==> flow/design.v <==
`timescale 1ns / 1ps
module main(
    input clk,rst,start,
    input [3:0]ip,
    output reg [59:0]ans,
    output reg finish
    );
    parameter [6:0]addr_max=100;
    reg [59:0]max,adder;
    reg [3:0]bram[addr_max-1:0];
    reg [6:0]addr,index,index_max;
    reg [3:0]state;
    always @(posedge clk)
    begin
        if(rst)
        begin
            addr<=0;ans<=0;max<=0;
            index<=0;index_max<=addr_max-12;
            state<=0;
            finish<=1;
        end
        else 
        begin
            case(state)
            0:
            begin
                addr<=0;ans<=adder;max<=0;
                index<=0;index_max<=addr_max-12;
                if(start)
                begin
                    finish<=0;
                    state<=1;
                end
                else finish<=1;
            end
            1:
            begin
                if(addr>=addr_max)
                begin
                    state<=2;
                    addr<=0;
                end
                else 
                begin
                    bram[addr]<=ip;
                    addr<=addr+1;
                end
            end
            2:
            begin
                if(addr<=index_max) 
                begin
                    if(bram[addr]>max[3:0])
                    begin
                        index<=addr;    
                        max[3:0]<=bram[addr];
                    end
                    addr<=addr+1;
                end
                else
                begin
                    addr<=index+1;
                    if(index_max>=99)state<=0;
                    else 
                    begin
                        index_max<=index_max+1;       
                        max<=max<<4;
                    end
                end
            end
            endcase        
        end   
    end
    reg [15:0]c;
    wire [15:0]cin={c[15:1],1'b0};
    genvar i;
    generate 
        for(i=1;i<16;i=i+1)
        begin:bcd_adder
            always @(*)
            begin
                if(rst) 
                begin
                    adder[4*i-1:4*(i-1)]=0;
                    c[i]=0;
                end
                else if(cin[i-1]+max[4*i-1:4*(i-1)]+ans[4*i-1:4*(i-1)]>9)
                begin
                    adder[4*i-1:4*(i-1)]=cin[i-1]+ans[4*i-1:4*(i-1)]+max[4*i-1:4*(i-1)]-10;
                    c[i]=1;
                end
                else
                begin
                    adder[4*i-1:4*(i-1)]=cin[i-1]+ans[4*i-1:4*(i-1)]+max[4*i-1:4*(i-1)];
                    c[i]=0;
                end
            end
        end
    endgenerate
endmodule
### Reports on main

What the tools print for main, step after step.
Line numbers count from 1 in the design file above.
Operators: Yosys type, input widths -> output width; for muxes data width and select width s.
Cell names lack the library's common part.
The mark - stands for no value.

| set-up | value |
|---|---|
| top | main |
| clock port | clk |
| library | sky130hd |
| library corner | tt_025C_1v80 |

### Word level

Counts by Yosys on the flattened word-level netlist (proc, flatten, opt, wreduce; memories kept). Print and check cells are left out.
Yosys's memory passes give these memory sizes; they may raise the number of words (mostly to a power of two), join words into wider ones and drop unused or constant bits.

| storage and ports | value |
|---|---|
| memory cells | 1 |
| memory bits (writable) | 400 |
| input bits | 7 |
| output and inout port bits | 61 |
| word width x clocked read ports | 4 |
| register bits | 146 |
| latch bits | 0 |
| bits in read-only memories | 0 |

Memories:

| memory | depth | bits a word | read ports | wr ports | RTL line | text |
|---|---|---|---|---|---|---|
| bram | 100 | 4 | 1 | 1 | 10 | `reg [3:0]bram[addr_max-1:0];` |

| operators by class | value |
|---|---|
| magnitude comparators | 19 |
| shifts and indexed selects | 0 |
| multiply operators | 0 |
| multiplexer cells | 76 |
| bitwise logic cells | 0 |
| add/subtract/negate cells | 105 |
| divide/modulo/power cells | 0 |
| equality and inequality tests | 11 |
| reductions and logical operators | 7 |

Operators by type and width:

| cell | number |
|---|---|
| $add 4x4->4 | 30 |
| $add 1x4->4 | 28 |
| $pmux 56 s2 | 1 |
| $mux 56 | 2 |
| $mux 4 | 25 |
| $add 5x4->6 | 14 |
| $gt 6x4->1 const B | 14 |
| $mux 7 | 11 |
| $add 1x4->5 | 14 |
| $sub 4x4->4 const B | 15 |
| $mux 1 | 32 |
| $pmux 7 s2 | 2 |
| $add 7x1->7 const B | 3 |
| $pmux 7 s3 | 1 |
| $ne 2x2->1 const B | 7 |
| $ge 7x7->1 const B | 2 |
| $pmux 4 s3 | 1 |
| $reduce_and 3->1 | 3 |
| $pmux 4 s2 | 1 |
| $le 7x7->1 | 1 |
| $ne 3x3->1 const B | 2 |
| $add 4x4->5 | 1 |
| $gt 5x4->1 const B | 1 |
| $reduce_and 5->1 | 1 |
| $eq 4x1->1 const B | 1 |
| $eq 4x2->1 const B | 1 |
| $gt 4x4->1 | 1 |
| $logic_not 4->1 | 1 |

Other operator kinds: 2; their cells: 2.

### Depth

Longest topological path by Yosys (ltp), each cell counted once; first at word level (registers and memories cut), then after technology mapping (sequential cells cut; the memories' decode and read muxes count).

| depth | value |
|---|---|
| depth in word-level cells | 73 |
| ABC_AREA | 0 |
| mapped depth | 120 |
| gate-level depth less buffers | 120 |

### After synthesis

Source: synth_stat.txt of the flow (Yosys; design flattened, memories mapped). It holds for the ABC_AREA given above (unset counts as 0); a run with the other value may have another netlist.
Totals and module areas in this step are rounded.

Cell types:

| type | number | area in all (um^2) |
|---|---|---|
| edfxtp_1 | 400 | 1.2E+04 |
| dfxtp_1 | 152 | 3.04E+03 |
| mux4_2 | 98 | 2.21E+03 |
| ha_1 | 106 | 1.33E+03 |
| fa_1 | 44 | 880.845 |
| nor2_1 | 209 | 784.502 |
| inv_1 | 162 | 608.083 |
| nand2_1 | 143 | 536.765 |
| a21oi_1 | 103 | 515.494 |
| nand3_1 | 93 | 465.446 |
| xnor2_1 | 40 | 350.336 |
| a211oi_1 | 44 | 330.317 |
| mux2i_1 | 33 | 330.317 |
| a22oi_1 | 37 | 277.766 |
| clkbuf_1 | 51 | 191.434 |
| xor2_1 | 18 | 157.651 |
| nor2b_1 | 21 | 131.376 |
| nor3b_1 | 17 | 127.622 |

Not listed: further types 45, cells in them 236.

| synthesis totals | value |
|---|---|
| buffer cells | 97 |
| flip-flop cells | 552 |
| standard cells after synthesis | 2007 |
| sequential area | 15100 um^2 |
| chip area (Yosys) | 26000 um^2 |

### Timing after synthesis

OpenSTA on the mapped netlist: ideal clock, no wires. The path of least setup slack (recovery checks aside). Input and output delay are each 20% of the period. Register names are those of the netlist, which keeps one name where synthesis merged equal registers.

| path after synthesis | value |
|---|---|
| path type | input to register |
| start | input rst |
| end | register ans[58] |
| external input delay | 5.000 ns |
| data arrival time | 26.766 ns |
| launch time at the first pin | 5.000 ns |
| driving pins on the path | 103 |
| setup time | 0.133 ns |
| slack | -1.900 ns |
| clock period | 25.0 ns |
| delay of the path | 21.899 ns |
| synthesis period reached | 26.9 ns |

"delay of the path" is the arrival time less input delay plus setup time.
"driving pins on the path" counts driving pins, that of a launching flip-flop among them; a cell with two outputs on the path counts twice.
"synthesis period reached" is the clock period less the worst setup slack; recovery checks do not enter. This is arithmetic on one report: input and output delays are still those of the set period (20% each).
The rows between start and end are the longest chain of elaborated cells between them; the timing report does not say that the signal goes this way. Where chains are equally long, one stands for them.
A line is the first line of the expression or statement that the cell stems from. Yosys adds cells for indexed reads and writes and turns some case tables into memories.

| on the way, after synthesis | value |
|---|---|
| cells stage by stage | clkbuf_1 > inv_1 > clkbuf_1 > nand2_1 > fa_1 > inv_1 > fa_1 > xor2_1 > nor2_1 > o31ai_1 > nand2_1 > fa_1 > inv_1 > fa_1 > xor2_1 > nor2_1 > o31ai_1 > nand2_1 > [67 not listed] > nor2_1 > o31ai_1 > nand2_1 > fa_1 > inv_1 > fa_1 > xor2_1 > nor2_1 > o31ai_1 > nand2_1 > fa_1 > inv_1 > fa_1 > xor2_1 > nor2_1 > o31ai_1 > mux2i_1 > o22ai_1 |
| cells in the longest elaborated chain | 70 |
| elaborated cells between the ends (all ways) | 75 |
| source lines of those cells | 4 |
| classes of those cells | add/sub (33); compare (14); mux (28) |

RTL lines, path after synthesis:

| element | RTL line | text |
|---|---|---|
| start, declared | 3 | `input clk,rst,start,` |
| $mux 1 | 82 | `if(rst)` |
| $add 1x4->5 | 87 | `else if(cin[i-1]+max[4*i-1:4*(i-1)]+ans[4*i-1:4*(i-1)]>9)` |
| $add 5x4->6 | 87 |  |
| $gt 6x4->1 | 87 |  |
| $mux 1 | 87 |  |
| $mux 1 | 82 |  |
| $add 1x4->5 | 87 |  |
| [56 not listed] | - |  |
| $gt 6x4->1 | 87 |  |
| $mux 1 | 87 |  |
| $mux 1 | 82 |  |
| $add 1x4->4 | 89 | `adder[4*i-1:4*(i-1)]=cin[i-1]+ans[4*i-1:4*(i-1)]+max[4*i-1:4*(i-1)]-10;` |
| $add 4x4->4 | 89 |  |
| $sub 4x4->4 | 89 |  |
| $mux 4 | 87 |  |
| end, assigned | 17 | `addr<=0;ans<=0;max<=0;` |
| end, assigned | 27 | `addr<=0;ans<=adder;max<=0;` |
| end, declared | 5 | `output reg [59:0]ans,` |

### Path in the finished layout

From the final timing report of run 1: the path of least setup slack in the routed layout; clock arrival at registers is part of the times.

| path post-layout | value |
|---|---|
| path type | input to register |
| start | input rst |
| end | register ans[58] |
| setup time | 0.16 ns |
| clock period | 24.2 ns |
| driving pins on the path | 101 |
| launch time at the first pin | 4.84 ns |
| slack | 1.01 ns |
| data arrival time | 23.64 ns |
| external input delay | 4.84 ns |

The rows between start and end are the longest chain of elaborated cells between them; the timing report does not say that the signal goes this way. Where chains are equally long, one stands for them.

| on the way, post-layout | value |
|---|---|
| cells stage by stage | buf_4 > inv_1 > nand2_1 > fa_2 > inv_2 > fa_2 > xor2_1 > nor2_1 > o31ai_4 > nand2_1 > fa_1 > inv_1 > fa_2 > xor2_2 > nor2_1 > o31ai_4 > nand2_1 > fa_2 > [65 not listed] > nor2_1 > o31ai_4 > nand2_1 > fa_2 > inv_2 > fa_2 > xor2_2 > nor2_1 > o31ai_4 > nand2_1 > fa_2 > inv_1 > fa_2 > xor2_1 > nor2_1 > o31ai_4 > mux2i_1 > o22ai_1 |
| cells in the longest elaborated chain | 70 |
| elaborated cells between the ends (all ways) | 75 |
| source lines of those cells | 4 |
| classes of those cells | add/sub (33); compare (14); mux (28) |

RTL lines, path post-layout:

| element | RTL line | text |
|---|---|---|
| start, declared | 3 | `input clk,rst,start,` |
| $mux 1 | 82 | `if(rst)` |
| $add 1x4->5 | 87 | `else if(cin[i-1]+max[4*i-1:4*(i-1)]+ans[4*i-1:4*(i-1)]>9)` |
| $add 5x4->6 | 87 |  |
| $gt 6x4->1 | 87 |  |
| $mux 1 | 87 |  |
| $mux 1 | 82 |  |
| $add 1x4->5 | 87 |  |
| [56 not listed] | - |  |
| $gt 6x4->1 | 87 |  |
| $mux 1 | 87 |  |
| $mux 1 | 82 |  |
| $add 1x4->4 | 89 | `adder[4*i-1:4*(i-1)]=cin[i-1]+ans[4*i-1:4*(i-1)]+max[4*i-1:4*(i-1)]-10;` |
| $add 4x4->4 | 89 |  |
| $sub 4x4->4 | 89 |  |
| $mux 4 | 87 |  |
| end, assigned | 17 | `addr<=0;ans<=0;max<=0;` |
| end, assigned | 27 | `addr<=0;ans<=adder;max<=0;` |
| end, declared | 5 | `output reg [59:0]ans,` |

--- measured runs ---
Design main on sky130hd. What follows are 3 stored runs of the flow, each under its own settings; their order means nothing. The constraints put input and output delay at 20% of the set period each and load the outputs with 0.01 pF.
"reached clock period" means the clock period less the worst setup slack. The figure is calculated, with input and output delays left at 20% of the set period.
"time used up by the worst setup path" = time allowed to the worst setup path (clock period - input delay - output delay, where it has them) - its slack; a late launch clock adds to it, a late capture clock takes from it.
"total power of the final layout": no workload was simulated; the value follows from the tool's default switching activity.
Measured values are rounded.
A setting shown as n/a is not set for that run.

| setting or result | run 1 | run 2 | run 3 |
|---|---|---|---|
| CORE_UTILIZATION | 57 | 45 | 62 |
| period_ns | 24.2 | 25.0 | 35.4 |
| CAP_MARGIN | 20 | 0 | 35 |
| CORE_MARGIN | 2 | 7 | 7 |
| SLEW_MARGIN | 20 | 35 | 30 |
| ABC_AREA | n/a | 1 | n/a |
| CELL_PAD_IN_SITES_DETAIL_PLACEMENT | n/a | 2 | 1 |
| CORE_ASPECT_RATIO | n/a | 1.62 | 0.94 |
| CTS_CLUSTER_DIAMETER | n/a | 207 | 297 |
| CTS_CLUSTER_SIZE | n/a | 87 | 76 |
| GPL_ROUTABILITY_DRIVEN | n/a | 0 | n/a |
| GPL_TIMING_DRIVEN | n/a | 0 | n/a |
| PLACE_DENSITY | n/a | 0.48 | n/a |
| SETUP_SLACK_MARGIN | n/a | 3.14 | n/a |
| TNS_END_PERCENT | n/a | 45 | n/a |
| CELL_PAD_IN_SITES_GLOBAL_PLACEMENT | n/a | n/a | 2 |
| MAX_ROUTING_LAYER | n/a | n/a | met5 |
| MIN_ROUTING_LAYER | n/a | n/a | met1 |
| total power of the final layout (mW) | 2.04 | 1.59 | 1.03 |
| lowest hold slack (ns) | 0.473 | 0.437 | 0.472 |
| reached clock period (ns) | 23.185 | 22.061 | 32.288 |
| final design utilization | 0.65 | 0.505 | 0.664 |
| sum of negative setup slack (ns) | 0.000 | 0.000 | 0.000 |
| setup slack of the worst path (ns) | 1.01 | 2.94 | 3.11 |
| area of the standard cells in the finished layout (um^2) | 29400 | 29600 | 27400 |
| time used up by the worst setup path (ns) | 18.35 | 17.06 | 25.21 |
| worst setup path kind | input to register | input to register | input to register |
| area inside the die boundary (um^2) | 47300 | 66600 | 47800 |
| synthesized cell area (um^2) | 26000 | 26700 | 26000 |
--- end ---
